==> flow/design.v <==
`timescale 1ns / 1ps
module sorting_system(
    input wire clk,              
    input wire rst_n,            
    input wire btn_manual_1,     
    input wire btn_manual_2,     
    input wire sensor_out,
    output wire s0, s1,
    output wire s2, s3,
    output wire led_r, led_g, led_b,
    input wire ir_sensor,        
    output wire servo_pwm_1,     
    output wire servo_pwm_2,     
    output wire led_ir_status    
);
    wire [1:0] detected_color;  
    tcs3200_core_v3 #(
        .SAMPLE_TIME(2500)
    ) color_sensor_inst (
        .clk(clk), .rst_n(rst_n),
        .sensor_out(sensor_out),
        .s0(s0), .s1(s1), .s2(s2), .s3(s3),
        .color_id(detected_color),
        .led_r(led_r), .led_g(led_g), .led_b(led_b)
    );
    reg ir_s1, ir_s2;
    wire ir_edge;
    always @(posedge clk) begin
        if (rst_n) begin
            ir_s1 <= 1'b1;
            ir_s2 <= 1'b1;
        end else begin
            ir_s1 <= ir_sensor;
            ir_s2 <= ir_s1;
        end
    end
    assign ir_edge = (ir_s2 == 1'b1 && ir_s1 == 1'b0);
    assign led_ir_status = ~ir_s2;  
    reg trig_1, trig_2;
    always @(posedge clk) begin
        if (rst_n) begin
            trig_1 <= 0;
            trig_2 <= 0;
        end else begin
            trig_1 <= 0;
            trig_2 <= 0;
            if (ir_edge) begin
                if (detected_color == 2'd1) trig_1 <= 1;
                else if (detected_color == 2'd2) trig_2 <= 1;
            end
        end
    end
    servo_core #(
        .START_DELAY(26250),
        .HOLD_TIME(30000)
    ) servo_1_inst (
        .clk(clk), .rst_n(rst_n),
        .activate(trig_1 | btn_manual_1),
        .pwm_out(servo_pwm_1)
    );
    servo_core #(
        .START_DELAY(50000),
        .HOLD_TIME(30000)
    ) servo_2_inst (
        .clk(clk), .rst_n(rst_n),
        .activate(trig_2 | btn_manual_2),
        .pwm_out(servo_pwm_2)
    );
endmodule
module tcs3200_core_v3(
    input clk, rst_n, sensor_out,
    output wire s0, s1,
    output reg s2, s3,
    output reg [1:0] color_id,
    output reg led_r, led_g, led_b
);
    assign s0 = 1; assign s1 = 1;  
    parameter SAMPLE_TIME = 12500000;  
    localparam RED=0, BLUE=1, GREEN=2;
    reg [1:0] state;
    reg [31:0] timer, counter;
    reg [31:0] r_val, g_val, b_val;
    reg s_in_d, s_in_d2;
    wire s_edge = s_in_d & ~s_in_d2;
    always @(posedge clk) begin
        if (rst_n) begin s_in_d <= 1'b0; s_in_d2 <= 1'b0; end
        else begin s_in_d <= sensor_out; s_in_d2 <= s_in_d; end
    end
    always @(posedge clk) begin
        if (rst_n) begin
            state <= RED; timer <= 0; counter <= 0; s2 <= 0; s3 <= 0;
            r_val <= 0; g_val <= 0; b_val <= 0;
            color_id <= 0; led_r<=0; led_g<=0; led_b<=0;
        end else begin
            if (timer < SAMPLE_TIME) begin
                timer <= timer + 1;
                if (s_edge) counter <= counter + 1;
            end else begin
                timer <= 0; counter <= 0;
                case(state)
                    RED: begin r_val <= counter; state <= BLUE; s2<=0; s3<=1; end
                    BLUE: begin b_val <= counter; state <= GREEN; s2<=1; s3<=1; end
                    GREEN: begin
                        g_val <= counter; state <= RED; s2<=0; s3<=0;
                        if ((r_val + g_val + b_val) > 1000) begin
                            if(r_val > g_val && r_val > b_val) begin
                                color_id <= 1; led_r<=1; led_g<=0; led_b<=0;
                            end else if(g_val > r_val && g_val > b_val) begin
                                color_id <= 2; led_r<=0; led_g<=1; led_b<=0;
                            end else if(b_val > r_val && b_val > g_val) begin
                                color_id <= 3; led_r<=0; led_g<=0; led_b<=1;
                            end
                        end else begin
                             led_r<=0; led_g<=0; led_b<=0;
                        end
                    end
                    default: begin state <= RED; s2<=0; s3<=0; end
                endcase
            end
        end
    end
endmodule
module servo_core #(
    parameter START_DELAY = 0,       
    parameter HOLD_TIME = 125000000  
)(
    input clk, rst_n, activate,
    output reg pwm_out
);
    parameter PWM_TOP = 2500;        
    parameter MIN_PULSE = 62;        
    parameter TARGET_PULSE = 146;    
    parameter STEP = 1;              
    reg [31:0] cnt;
    reg [31:0] duty;
    localparam IDLE=0, WAIT_DELAY=1, MOVE=2, HOLD=3, RETURN=4;
    reg [2:0] state;
    reg [31:0] general_timer;  
    always @(posedge clk) begin
        if (rst_n) begin
            state <= IDLE; duty <= MIN_PULSE; general_timer <= 0;
            cnt <= 0; pwm_out <= 0;
        end else begin
            if (cnt < PWM_TOP) cnt <= cnt + 1; else cnt <= 0;
            pwm_out <= (cnt < duty) ? 1 : 0;
            case(state)
                IDLE: begin
                    duty <= MIN_PULSE;
                    general_timer <= 0;
                    if (activate) begin
                        if (START_DELAY > 0) state <= WAIT_DELAY;
                        else state <= MOVE;
                    end
                end
                WAIT_DELAY: begin
                    if (general_timer < START_DELAY) begin
                        general_timer <= general_timer + 1;
                    end else begin
                        general_timer <= 0;
                        state <= MOVE;
                    end
                end
                MOVE: begin
                    if (duty < TARGET_PULSE) duty <= duty + STEP;
                    else begin
                        duty <= TARGET_PULSE;
                        general_timer <= 0;
                        state <= HOLD;
                    end
                end
                HOLD: begin
                    if (general_timer < HOLD_TIME) general_timer <= general_timer + 1;
                    else state <= RETURN;
                end
                RETURN: begin
                    if (duty > MIN_PULSE) duty <= duty - STEP;
                    else state <= IDLE;
                end
                default: state <= IDLE;
            endcase
        end
    end
endmodule
# Step by step through the tools: sorting_system
# Tool output for the design above before and after an edit, in the order of the flow.
# "before" refers to lines of the RTL above, "after" to lines of the edited file.
# "change" is "after" less "before", of the values as shown; "rel_change_pct" is that difference over "before", in percent.
# Operators: Yosys type, input widths -> output width; for muxes data width and select width s.
# Library cell names are shortened.
# Not given: n/a
[design] top_module="sorting_system" clock_port="clk" cell_library="sky130hd" pvt_corner="tt_025C_1v80"

# Edit of the RTL
# Unified diff, file above to edited file.
# This change comes from a script, not from a designer. The edited design behaves differently; no optimisation was intended.
# begin of diff
@@ -84,7 +84,8 @@
     wire s_edge = s_in_d & ~s_in_d2;
     always @(posedge clk) begin
-        if (rst_n) begin s_in_d <= 1'b0; s_in_d2 <= 1'b0; end
-        else begin s_in_d <= sensor_out; s_in_d2 <= s_in_d; end
+        if (rst_n) begin s_in_d2 <= 1'b0; end
+        else begin s_in_d2 <= s_in_d; end
     end
+    always @(*) s_in_d = sensor_out;
     always @(posedge clk) begin
         if (rst_n) begin
# end of diff

# Elaborated design
# Yosys after proc, flatten, opt, wreduce and memory -nomap, before mapping. Memory bits, and registers merged into a memory's read port (data or address), are not among the register bits. Print and check cells are not counted. Equal cells are merged and count once.
[word_totals] item="ff_bits" before=375 after=374 change=-1 rel_change_pct=-0.27
[word_totals] item="input_bits" before=6 after=6 change=0 rel_change_pct=0.00
[word_totals] item="output_inout_bits" before=10 after=10 change=0 rel_change_pct=0.00
[word_totals] item="wordCells" before=173 after=172 change=-1 rel_change_pct=-0.58
[op_classes] item="addsub" before=12 after=12 change=0 rel_change_pct=0.00
[op_classes] item="n_cmp" before=20 after=20 change=0 rel_change_pct=0.00
[op_classes] item="eq_ne" before=27 after=27 change=0 rel_change_pct=0.00
[op_classes] item="muxes" before=47 after=47 change=0 rel_change_pct=0.00
[op_classes] item="logic" before=10 after=10 change=0 rel_change_pct=0.00
[op_classes] item="reduce_and_logical" before=29 after=29 change=0 rel_change_pct=0.00
[op_table] op="$mux 1" before=17 after=17 change=0 rel_change_pct=0.00
[op_table] op="$mux 3" before=10 after=10 change=0 rel_change_pct=0.00
[op_table] op="$mux 32" before=10 after=10 change=0 rel_change_pct=0.00
[op_table] op="$ne 2x2->1 const B" before=10 after=10 change=0 rel_change_pct=0.00
[op_table] op="$add 32x1->32 const B" before=8 after=8 change=0 rel_change_pct=0.00
[op_table] op="$not 1->1" before=7 after=7 change=0 rel_change_pct=0.00
[op_table] op="$gt 32x32->1" before=6 after=6 change=0 rel_change_pct=0.00
[op_table] op="$reduce_and 2->1" before=5 after=5 change=0 rel_change_pct=0.00
[op_table] op="$reduce_or 2->1" before=5 after=5 change=0 rel_change_pct=0.00
[op_table] op="$eq 3x2->1 const B" before=4 after=4 change=0 rel_change_pct=0.00
[op_table] op="$logic_and 1x1->1" before=4 after=4 change=0 rel_change_pct=0.00
[op_table] op="$ne 2x1->1 const B" before=4 after=4 change=0 rel_change_pct=0.00
[op_table] op="$lt 32x12->1 const B" before=3 after=3 change=0 rel_change_pct=0.00
[op_table] op="$lt 32x15->1 const B" before=3 after=3 change=0 rel_change_pct=0.00
[op_table] op="$mux 2" before=3 after=3 change=0 rel_change_pct=0.00
[op_table] op="$reduce_and 3->1" before=3 after=3 change=0 rel_change_pct=0.00
[op_table] op="$reduce_bool 3->1" before=3 after=3 change=0 rel_change_pct=0.00
[op_table] op="$add 32x32->32" before=2 after=2 change=0 rel_change_pct=0.00
[op_table] op="$eq 2x1->1 const B" before=2 after=2 change=0 rel_change_pct=0.00
[op_table] op="$eq 2x2->1 const B" before=2 after=2 change=0 rel_change_pct=0.00
[op_table] op="$eq 3x1->1 const B" before=2 after=2 change=0 rel_change_pct=0.00
[op_table] op="$eq 3x3->1 const B" before=2 after=2 change=0 rel_change_pct=0.00
[op_table] op="$gt 32x6->1 const B" before=2 after=2 change=0 rel_change_pct=0.00
[op_table] op="$logic_not 3->1" before=2 after=2 change=0 rel_change_pct=0.00
[op_table] op="$lt 32x32->1" before=2 after=2 change=0 rel_change_pct=0.00
[op_table] op="$lt 32x8->1 const B" before=2 after=2 change=0 rel_change_pct=0.00
[op_table] op="$or 1x1->1" before=2 after=2 change=0 rel_change_pct=0.00
[op_table] op="$pmux 3 s5" before=2 after=2 change=0 rel_change_pct=0.00
# Not every row of either side is listed.

# Logic depth
# Depth = most cells in a row (Yosys ltp): at word level without a register or memory, in the mapped netlist without a sequential cell, where the memories' decode and read muxes count.
[logic_depth] item="depth_word" before=6 after=6 change=0 rel_change_pct=0.00
[logic_depth] item="ABC_AREA" before="0" after="0"
[logic_depth] item="ltp_mapped" before=15 after=15 change=0 rel_change_pct=0.00
[logic_depth] item="depth_no_buf" before=15 after=15 change=0 rel_change_pct=0.00

# After synthesis
# Source: synth_stat.txt of the flow (Yosys; design flattened, memories mapped). It holds for the ABC_AREA given above (unset counts as 0); a run with the other value may have another netlist.
[synth_totals] item="mapped_cells" before=2595 after=2613 change=18 rel_change_pct=0.69
[synth_totals] item="synth_area_um2" before=21275.4 after=21216.6 change=-58.8 rel_change_pct=-0.28
[synth_totals] item="sequential_area_um2" before=7607.3 after=7587.3 change=-20.0 rel_change_pct=-0.26
[synth_totals] item="ffs" before=380 after=379 change=-1 rel_change_pct=-0.26
[synth_totals] item="n_buf" before=114 after=114 change=0 rel_change_pct=0.00
[types] cell="a21oi_1" before=257 after=278 change=21 rel_change_pct=8.17
[types] cell="nand2_1" before=322 after=338 change=16 rel_change_pct=4.97
[types] cell="a21o_1" before=62 after=49 change=-13 rel_change_pct=-20.97
[types] cell="nor3_1" before=70 after=59 change=-11 rel_change_pct=-15.71
[types] cell="and3_1" before=40 after=51 change=11 rel_change_pct=27.50
[types] cell="o21ai_0" before=94 after=103 change=9 rel_change_pct=9.57
[types] cell="clkbuf_1" before=96 after=104 change=8 rel_change_pct=8.33
[types] cell="inv_1" before=167 after=162 change=-5 rel_change_pct=-2.99
[types] cell="buf_4" before=7 after=2 change=-5 rel_change_pct=-71.43
[types] cell="nor4b_1" before=5 after=0 change=-5 rel_change_pct=-100.00
[types] cell="o311ai_0" before=2 after=7 change=5 rel_change_pct=250.00
[types] cell="nand2b_1" before=19 after=15 change=-4 rel_change_pct=-21.05
[types] cell="o31ai_1" before=10 after=14 change=4 rel_change_pct=40.00
[types] cell="a221oi_1" before=7 after=11 change=4 rel_change_pct=57.14
[types] cell="o221ai_1" before=6 after=10 change=4 rel_change_pct=66.67
[types] cell="mux2_2" before=4 after=0 change=-4 rel_change_pct=-100.00
[types] cell="xor2_1" before=60 after=57 change=-3 rel_change_pct=-5.00
[types] cell="nor4_1" before=38 after=41 change=3 rel_change_pct=7.89
# Not every row of either side is listed.
# The figures by module come from a second, unflattened synthesis with its own total; it is not the netlist above.
[hier_totals] item="cells_unflattened" before=2677 after=2674 change=-3 rel_change_pct=-0.11
[hier_totals] item="area_unflattened_um2" before=22068.7 after=22303.9 change=235.2 rel_change_pct=1.07
# Each row is one instance without its submodules.
[modules_before] mod="tcs3200_core_v3 (SAMPLE_TIME=2500)" instances=1 n_cells=1344 mod_area_um2=10829.1 mod_seq_area_um2=3443.3
[modules_before] mod="servo_core" instances=1 n_cells=666 mod_area_um2=5662.9 mod_seq_area_um2=2042.0
[modules_before] mod="servo_core" instances=1 n_cells=655 mod_area_um2=5444.0 mod_seq_area_um2=2042.0
[modules_before] mod="sorting_system" instances=1 n_cells=12 mod_area_um2=132.6 mod_seq_area_um2=80.1
[modules_after] mod="tcs3200_core_v3 (SAMPLE_TIME=2500)" instances=1 n_cells=1341 mod_area_um2=11064.4 mod_seq_area_um2=3423.3
[modules_after] mod="servo_core" instances=1 n_cells=666 mod_area_um2=5662.9 mod_seq_area_um2=2042.0
[modules_after] mod="servo_core" instances=1 n_cells=655 mod_area_um2=5444.0 mod_seq_area_um2=2042.0
[modules_after] mod="sorting_system" instances=1 n_cells=12 mod_area_um2=132.6 mod_seq_area_um2=80.1

# Path before layout
# OpenSTA on the mapped netlist: ideal clock, no wires. The path of least setup slack (recovery checks aside). Input and output delay are each 20% of the period. Register names are those of the netlist, which keeps one name where synthesis merged equal registers.
[synth_path] item="path_type" before="reg2reg" after="reg2reg"
[synth_path] item="from" before="register color_sensor_inst.g_val[1]" after="register color_sensor_inst.b_val[2]"
[synth_path] item="to" before="register color_sensor_inst.led_g" after="register color_sensor_inst.led_r"
[synth_path] item="period_ns" before=8.0 after=8.0 change=0.0 rel_change_pct=0.00
[synth_path] item="setup_time_ns" before=0.134 after=0.116 change=-0.018
[synth_path] item="t_first_pin_ns" before=0.000 after=0.000 change=0.000
[synth_path] item="arrival_time_ns" before=3.969 after=3.792 change=-0.177 rel_change_pct=-4.46
[synth_path] item="required_time_ns" before=7.866 after=7.884 change=0.018 rel_change_pct=0.23
[synth_path] item="path_slack_ns" before=3.897 after=4.092 change=0.195
[synth_path] item="path_delay_ns" before=4.103 after=3.908 change=-0.195 rel_change_pct=-4.75
[synth_path] item="stages" before=14 after=13 change=-1 rel_change_pct=-7.14
[synth_path] item="path_buffers" before=0 after=0 change=0
[synth_path] item="period_less_setup_slack_ns" before=4.103 after=3.908 change=-0.195 rel_change_pct=-4.75
# "path_delay_ns" is the arrival time less input delay plus setup time.
# "stages" counts driving pins, that of a launching flip-flop among them; a cell with two outputs on the path counts twice.
# "period_less_setup_slack_ns" = period - worst setup slack (recovery checks aside). The figure is calculated, with input and output delays left at 20% of the set period.
# Between the ends stands the longest chain of elaborated cells between them, by number of cells; it is not shown to be the way that was timed. Of several equally long chains one is given.
# Each line given opens the expression or statement behind the cell; cells for indexed reads and writes are added by Yosys, which also makes memories of some case tables.
# A register here has more assigning lines than the two given.
[synth_via_before] path_cell_list="dfxtp_1 > fa_1 > ha_1 > fa_1 > a21o_1 > a221o_2 > a21oi_2 > mux2_1 > a311oi_1 > nand4_1 > or4_1 > or4_4 > or3b_1 > o211ai_1" elab_chain_len=6 cone_cells=16 lines_between=4 classes_between="2 x add/sub; 5 x compare; 1 x eq/ne; 4 x mux; 4 x reduce/logical"
[synth_lines_before] item="start, declared" line=82 source="reg [31:0] r_val, g_val, b_val;"
[synth_lines_before] item="start, assigned" line=92 source="r_val <= 0; g_val <= 0; b_val <= 0;"
[synth_lines_before] item="start, assigned" line=104 source="g_val <= counter; state <= RED; s2<=0; s3<=0;"
[synth_lines_before] item="$gt 32x32->1" line=110 source="end else if(b_val > r_val && b_val > g_val) begin"
[synth_lines_before] item="$logic_and 1x1->1" line=110
[synth_lines_before] item="$mux 1" line=110
[synth_lines_before] item="$mux 1" line=108 source="end else if(g_val > r_val && g_val > b_val) begin"
[synth_lines_before] item="$mux 1" line=106 source="if(r_val > g_val && r_val > b_val) begin"
[synth_lines_before] item="$mux 1" line=105 source="if ((r_val + g_val + b_val) > 1000) begin"
[synth_lines_before] item="end, assigned" line=107 source="color_id <= 1; led_r<=1; led_g<=0; led_b<=0;"
[synth_lines_before] item="end, assigned" line=109 source="color_id <= 2; led_r<=0; led_g<=1; led_b<=0;"
[synth_lines_before] item="end, declared" line=75 source="output reg led_r, led_g, led_b"
[synth_via_after] path_cell_list="dfxtp_1 > fa_1 > ha_1 > a211oi_2 > o211ai_1 > a21o_1 > a211o_1 > a211o_1 > a2111o_1 > or4_1 > nor4b_4 > a21oi_1 > a31o_2" elab_chain_len=6 cone_cells=15 lines_between=4 classes_between="1 x add/sub; 5 x compare; 1 x eq/ne; 4 x mux; 4 x reduce/logical"
[synth_lines_after] item="start, declared" line=82 source="reg [31:0] r_val, g_val, b_val;"
[synth_lines_after] item="start, assigned" line=93 source="r_val <= 0; g_val <= 0; b_val <= 0;"
[synth_lines_after] item="start, assigned" line=103 source="BLUE: begin b_val <= counter; state <= GREEN; s2<=1; s3<=1; end"
[synth_lines_after] item="$gt 32x32->1" line=111 source="end else if(b_val > r_val && b_val > g_val) begin"
[synth_lines_after] item="$logic_and 1x1->1" line=111
[synth_lines_after] item="$mux 1" line=111
[synth_lines_after] item="$mux 1" line=109 source="end else if(g_val > r_val && g_val > b_val) begin"
[synth_lines_after] item="$mux 1" line=107 source="if(r_val > g_val && r_val > b_val) begin"
[synth_lines_after] item="$mux 1" line=106 source="if ((r_val + g_val + b_val) > 1000) begin"
[synth_lines_after] item="end, assigned" line=108 source="color_id <= 1; led_r<=1; led_g<=0; led_b<=0;"
[synth_lines_after] item="end, assigned" line=110 source="color_id <= 2; led_r<=0; led_g<=1; led_b<=0;"
[synth_lines_after] item="end, declared" line=75 source="output reg led_r, led_g, led_b"

# Worst path after layout
# Path of least setup slack in the final report of the runs of set A (OpenROAD, finished layout, wires in). Where an end is a register, its clock arrival counts in the times.
[layout_path] item="path_type" before="reg2reg" after="reg2reg"
[layout_path] item="from" before="register color_sensor_inst.g_val[1]" after="register color_sensor_inst.g_val[1]"
[layout_path] item="to" before="register color_sensor_inst.led_g" after="register color_sensor_inst.color_id"
[layout_path] item="period_ns" before=8.0 after=8.0 change=0.0 rel_change_pct=0.00
[layout_path] item="setup_time_ns" before=0.13 after=0.10 change=-0.03
[layout_path] item="t_first_pin_ns" before=0.57 after=0.56 change=-0.01 rel_change_pct=-1.75
[layout_path] item="arrival_time_ns" before=4.83 after=5.09 change=0.26 rel_change_pct=5.38
[layout_path] item="required_time_ns" before=8.46 after=8.47 change=0.01 rel_change_pct=0.12
[layout_path] item="path_slack_ns" before=3.62 after=3.38 change=-0.24
[layout_path] item="stages" before=14 after=14 change=0 rel_change_pct=0.00
[layout_path] item="path_buffers" before=0 after=0 change=0
# Where an end lacks its bit number, it is one bit of the signal, or one of the new flip-flops if synthesis recoded a state register.
# Between the ends stands the longest chain of elaborated cells between them, by number of cells; it is not shown to be the way that was timed. Of several equally long chains one is given.
# A register here has more assigning lines than the two given.
[layout_via_before] path_cell_list="dfxtp_1 > fa_1 > ha_1 > fa_1 > a21o_1 > a221o_2 > a21oi_2 > mux2_1 > a311oi_1 > nand4_1 > or4_1 > or4_4 > or3b_1 > o211ai_1" elab_chain_len=6 cone_cells=16 lines_between=4 classes_between="2 x add/sub; 5 x compare; 1 x eq/ne; 4 x mux; 4 x reduce/logical"
[layout_lines_before] item="start, declared" line=82 source="reg [31:0] r_val, g_val, b_val;"
[layout_lines_before] item="start, assigned" line=92 source="r_val <= 0; g_val <= 0; b_val <= 0;"
[layout_lines_before] item="start, assigned" line=104 source="g_val <= counter; state <= RED; s2<=0; s3<=0;"
[layout_lines_before] item="$gt 32x32->1" line=110 source="end else if(b_val > r_val && b_val > g_val) begin"
[layout_lines_before] item="$logic_and 1x1->1" line=110
[layout_lines_before] item="$mux 1" line=110
[layout_lines_before] item="$mux 1" line=108 source="end else if(g_val > r_val && g_val > b_val) begin"
[layout_lines_before] item="$mux 1" line=106 source="if(r_val > g_val && r_val > b_val) begin"
[layout_lines_before] item="$mux 1" line=105 source="if ((r_val + g_val + b_val) > 1000) begin"
[layout_lines_before] item="end, assigned" line=107 source="color_id <= 1; led_r<=1; led_g<=0; led_b<=0;"
[layout_lines_before] item="end, assigned" line=109 source="color_id <= 2; led_r<=0; led_g<=1; led_b<=0;"
[layout_lines_before] item="end, declared" line=75 source="output reg led_r, led_g, led_b"
[layout_via_after] path_cell_list="dfxtp_1 > fa_1 > ha_1 > fa_1 > a211oi_1 > o21ai_0 > and2_0 > o21ai_0 > a21oi_1 > or3_1 > a2111oi_0 > nor4b_4 > nor2_1 > o32ai_1" elab_chain_len=5 cone_cells=15 lines_between=4 classes_between="2 x add/sub; 5 x compare; 3 x mux; 5 x reduce/logical"
[layout_lines_after] item="start, declared" line=82 source="reg [31:0] r_val, g_val, b_val;"
[layout_lines_after] item="start, assigned" line=93 source="r_val <= 0; g_val <= 0; b_val <= 0;"
[layout_lines_after] item="start, assigned" line=105 source="g_val <= counter; state <= RED; s2<=0; s3<=0;"
[layout_lines_after] item="$gt 32x32->1" line=111 source="end else if(b_val > r_val && b_val > g_val) begin"
[layout_lines_after] item="$logic_and 1x1->1" line=111
[layout_lines_after] item="$mux 2" line=111
[layout_lines_after] item="$mux 2" line=109 source="end else if(g_val > r_val && g_val > b_val) begin"
[layout_lines_after] item="$mux 2" line=107 source="if(r_val > g_val && r_val > b_val) begin"
[layout_lines_after] item="end, assigned" line=108 source="color_id <= 1; led_r<=1; led_g<=0; led_b<=0;"
[layout_lines_after] item="end, assigned" line=110 source="color_id <= 2; led_r<=0; led_g<=1; led_b<=0;"
[layout_lines_after] item="end, declared" line=74 source="output reg [1:0] color_id,"

# Measured runs
# Both versions went through the flow (Yosys, OpenROAD) with the same settings in each pair. Constraints: input delay and output delay 20% of the set period each, output load 0.01 pF.
[flow_settings_set_A] CORE_UTILIZATION=40 period_ns=8.0 CAP_MARGIN=20 CORE_MARGIN=2 SLEW_MARGIN=20
[measured_set_A] item="ys_area_um2" before=21275.4 after=21216.6 change=-58.8 rel_change_pct=-0.28
[measured_set_A] item="die_um2" before=55048.9 after=54898.8 change=-150.1 rel_change_pct=-0.27
[measured_set_A] item="finalCellArea_um2" before=23597.6 after=23513.8 change=-83.8 rel_change_pct=-0.36
[measured_set_A] item="post_route_util_pct" before=44.9 after=44.7 change=-0.2
[measured_set_A] item="worstSetupSlack_ns" before=3.622 after=3.375 change=-0.247
[measured_set_A] item="tns_setup_ns" before=0.000 after=0.000 change=0.000
[measured_set_A] item="hold_worst_slack_ns" before=0.430 after=0.455 change=0.025
[measured_set_A] item="total_power_w" before=0.004095 after=0.003998 change=-0.000097 rel_change_pct=-2.37
[measured_set_A] item="period_reached_ns" before=4.378 after=4.625 change=0.247 rel_change_pct=5.64
[flow_settings_set_B] CELL_PAD_IN_SITES_DETAIL_PLACEMENT=0 CORE_ASPECT_RATIO=1.4 CORE_UTILIZATION=23 SETUP_SLACK_MARGIN=0.56 period_ns=3.23 CAP_MARGIN=20 CORE_MARGIN=2 SLEW_MARGIN=20
[measured_set_B] item="ys_area_um2" before=21275.4 after=21216.6 change=-58.8 rel_change_pct=-0.28
[measured_set_B] item="die_um2" before=94985.1 after=94725.6 change=-259.5 rel_change_pct=-0.27
[measured_set_B] item="finalCellArea_um2" before=26898.3 after=28363.5 change=1465.2 rel_change_pct=5.45
[measured_set_B] item="post_route_util_pct" before=29.2 after=31.1 change=1.9
[measured_set_B] item="worstSetupSlack_ns" before=-0.866 after=-0.692 change=0.174
[measured_set_B] item="tns_setup_ns" before=-4.197 after=-3.277 change=0.920
[measured_set_B] item="hold_worst_slack_ns" before=0.446 after=0.436 change=-0.010
[measured_set_B] item="total_power_w" before=0.010463 after=0.010443 change=-0.000020 rel_change_pct=-0.19
[measured_set_B] item="period_reached_ns" before=4.096 after=3.922 change=-0.174 rel_change_pct=-4.25
# "period_reached_ns" means the clock period less the worst setup slack. The figure is calculated, with input and output delays left at 20% of the set period.
# "total_power_w" is the tool's figure for a default switching activity; nothing was simulated.
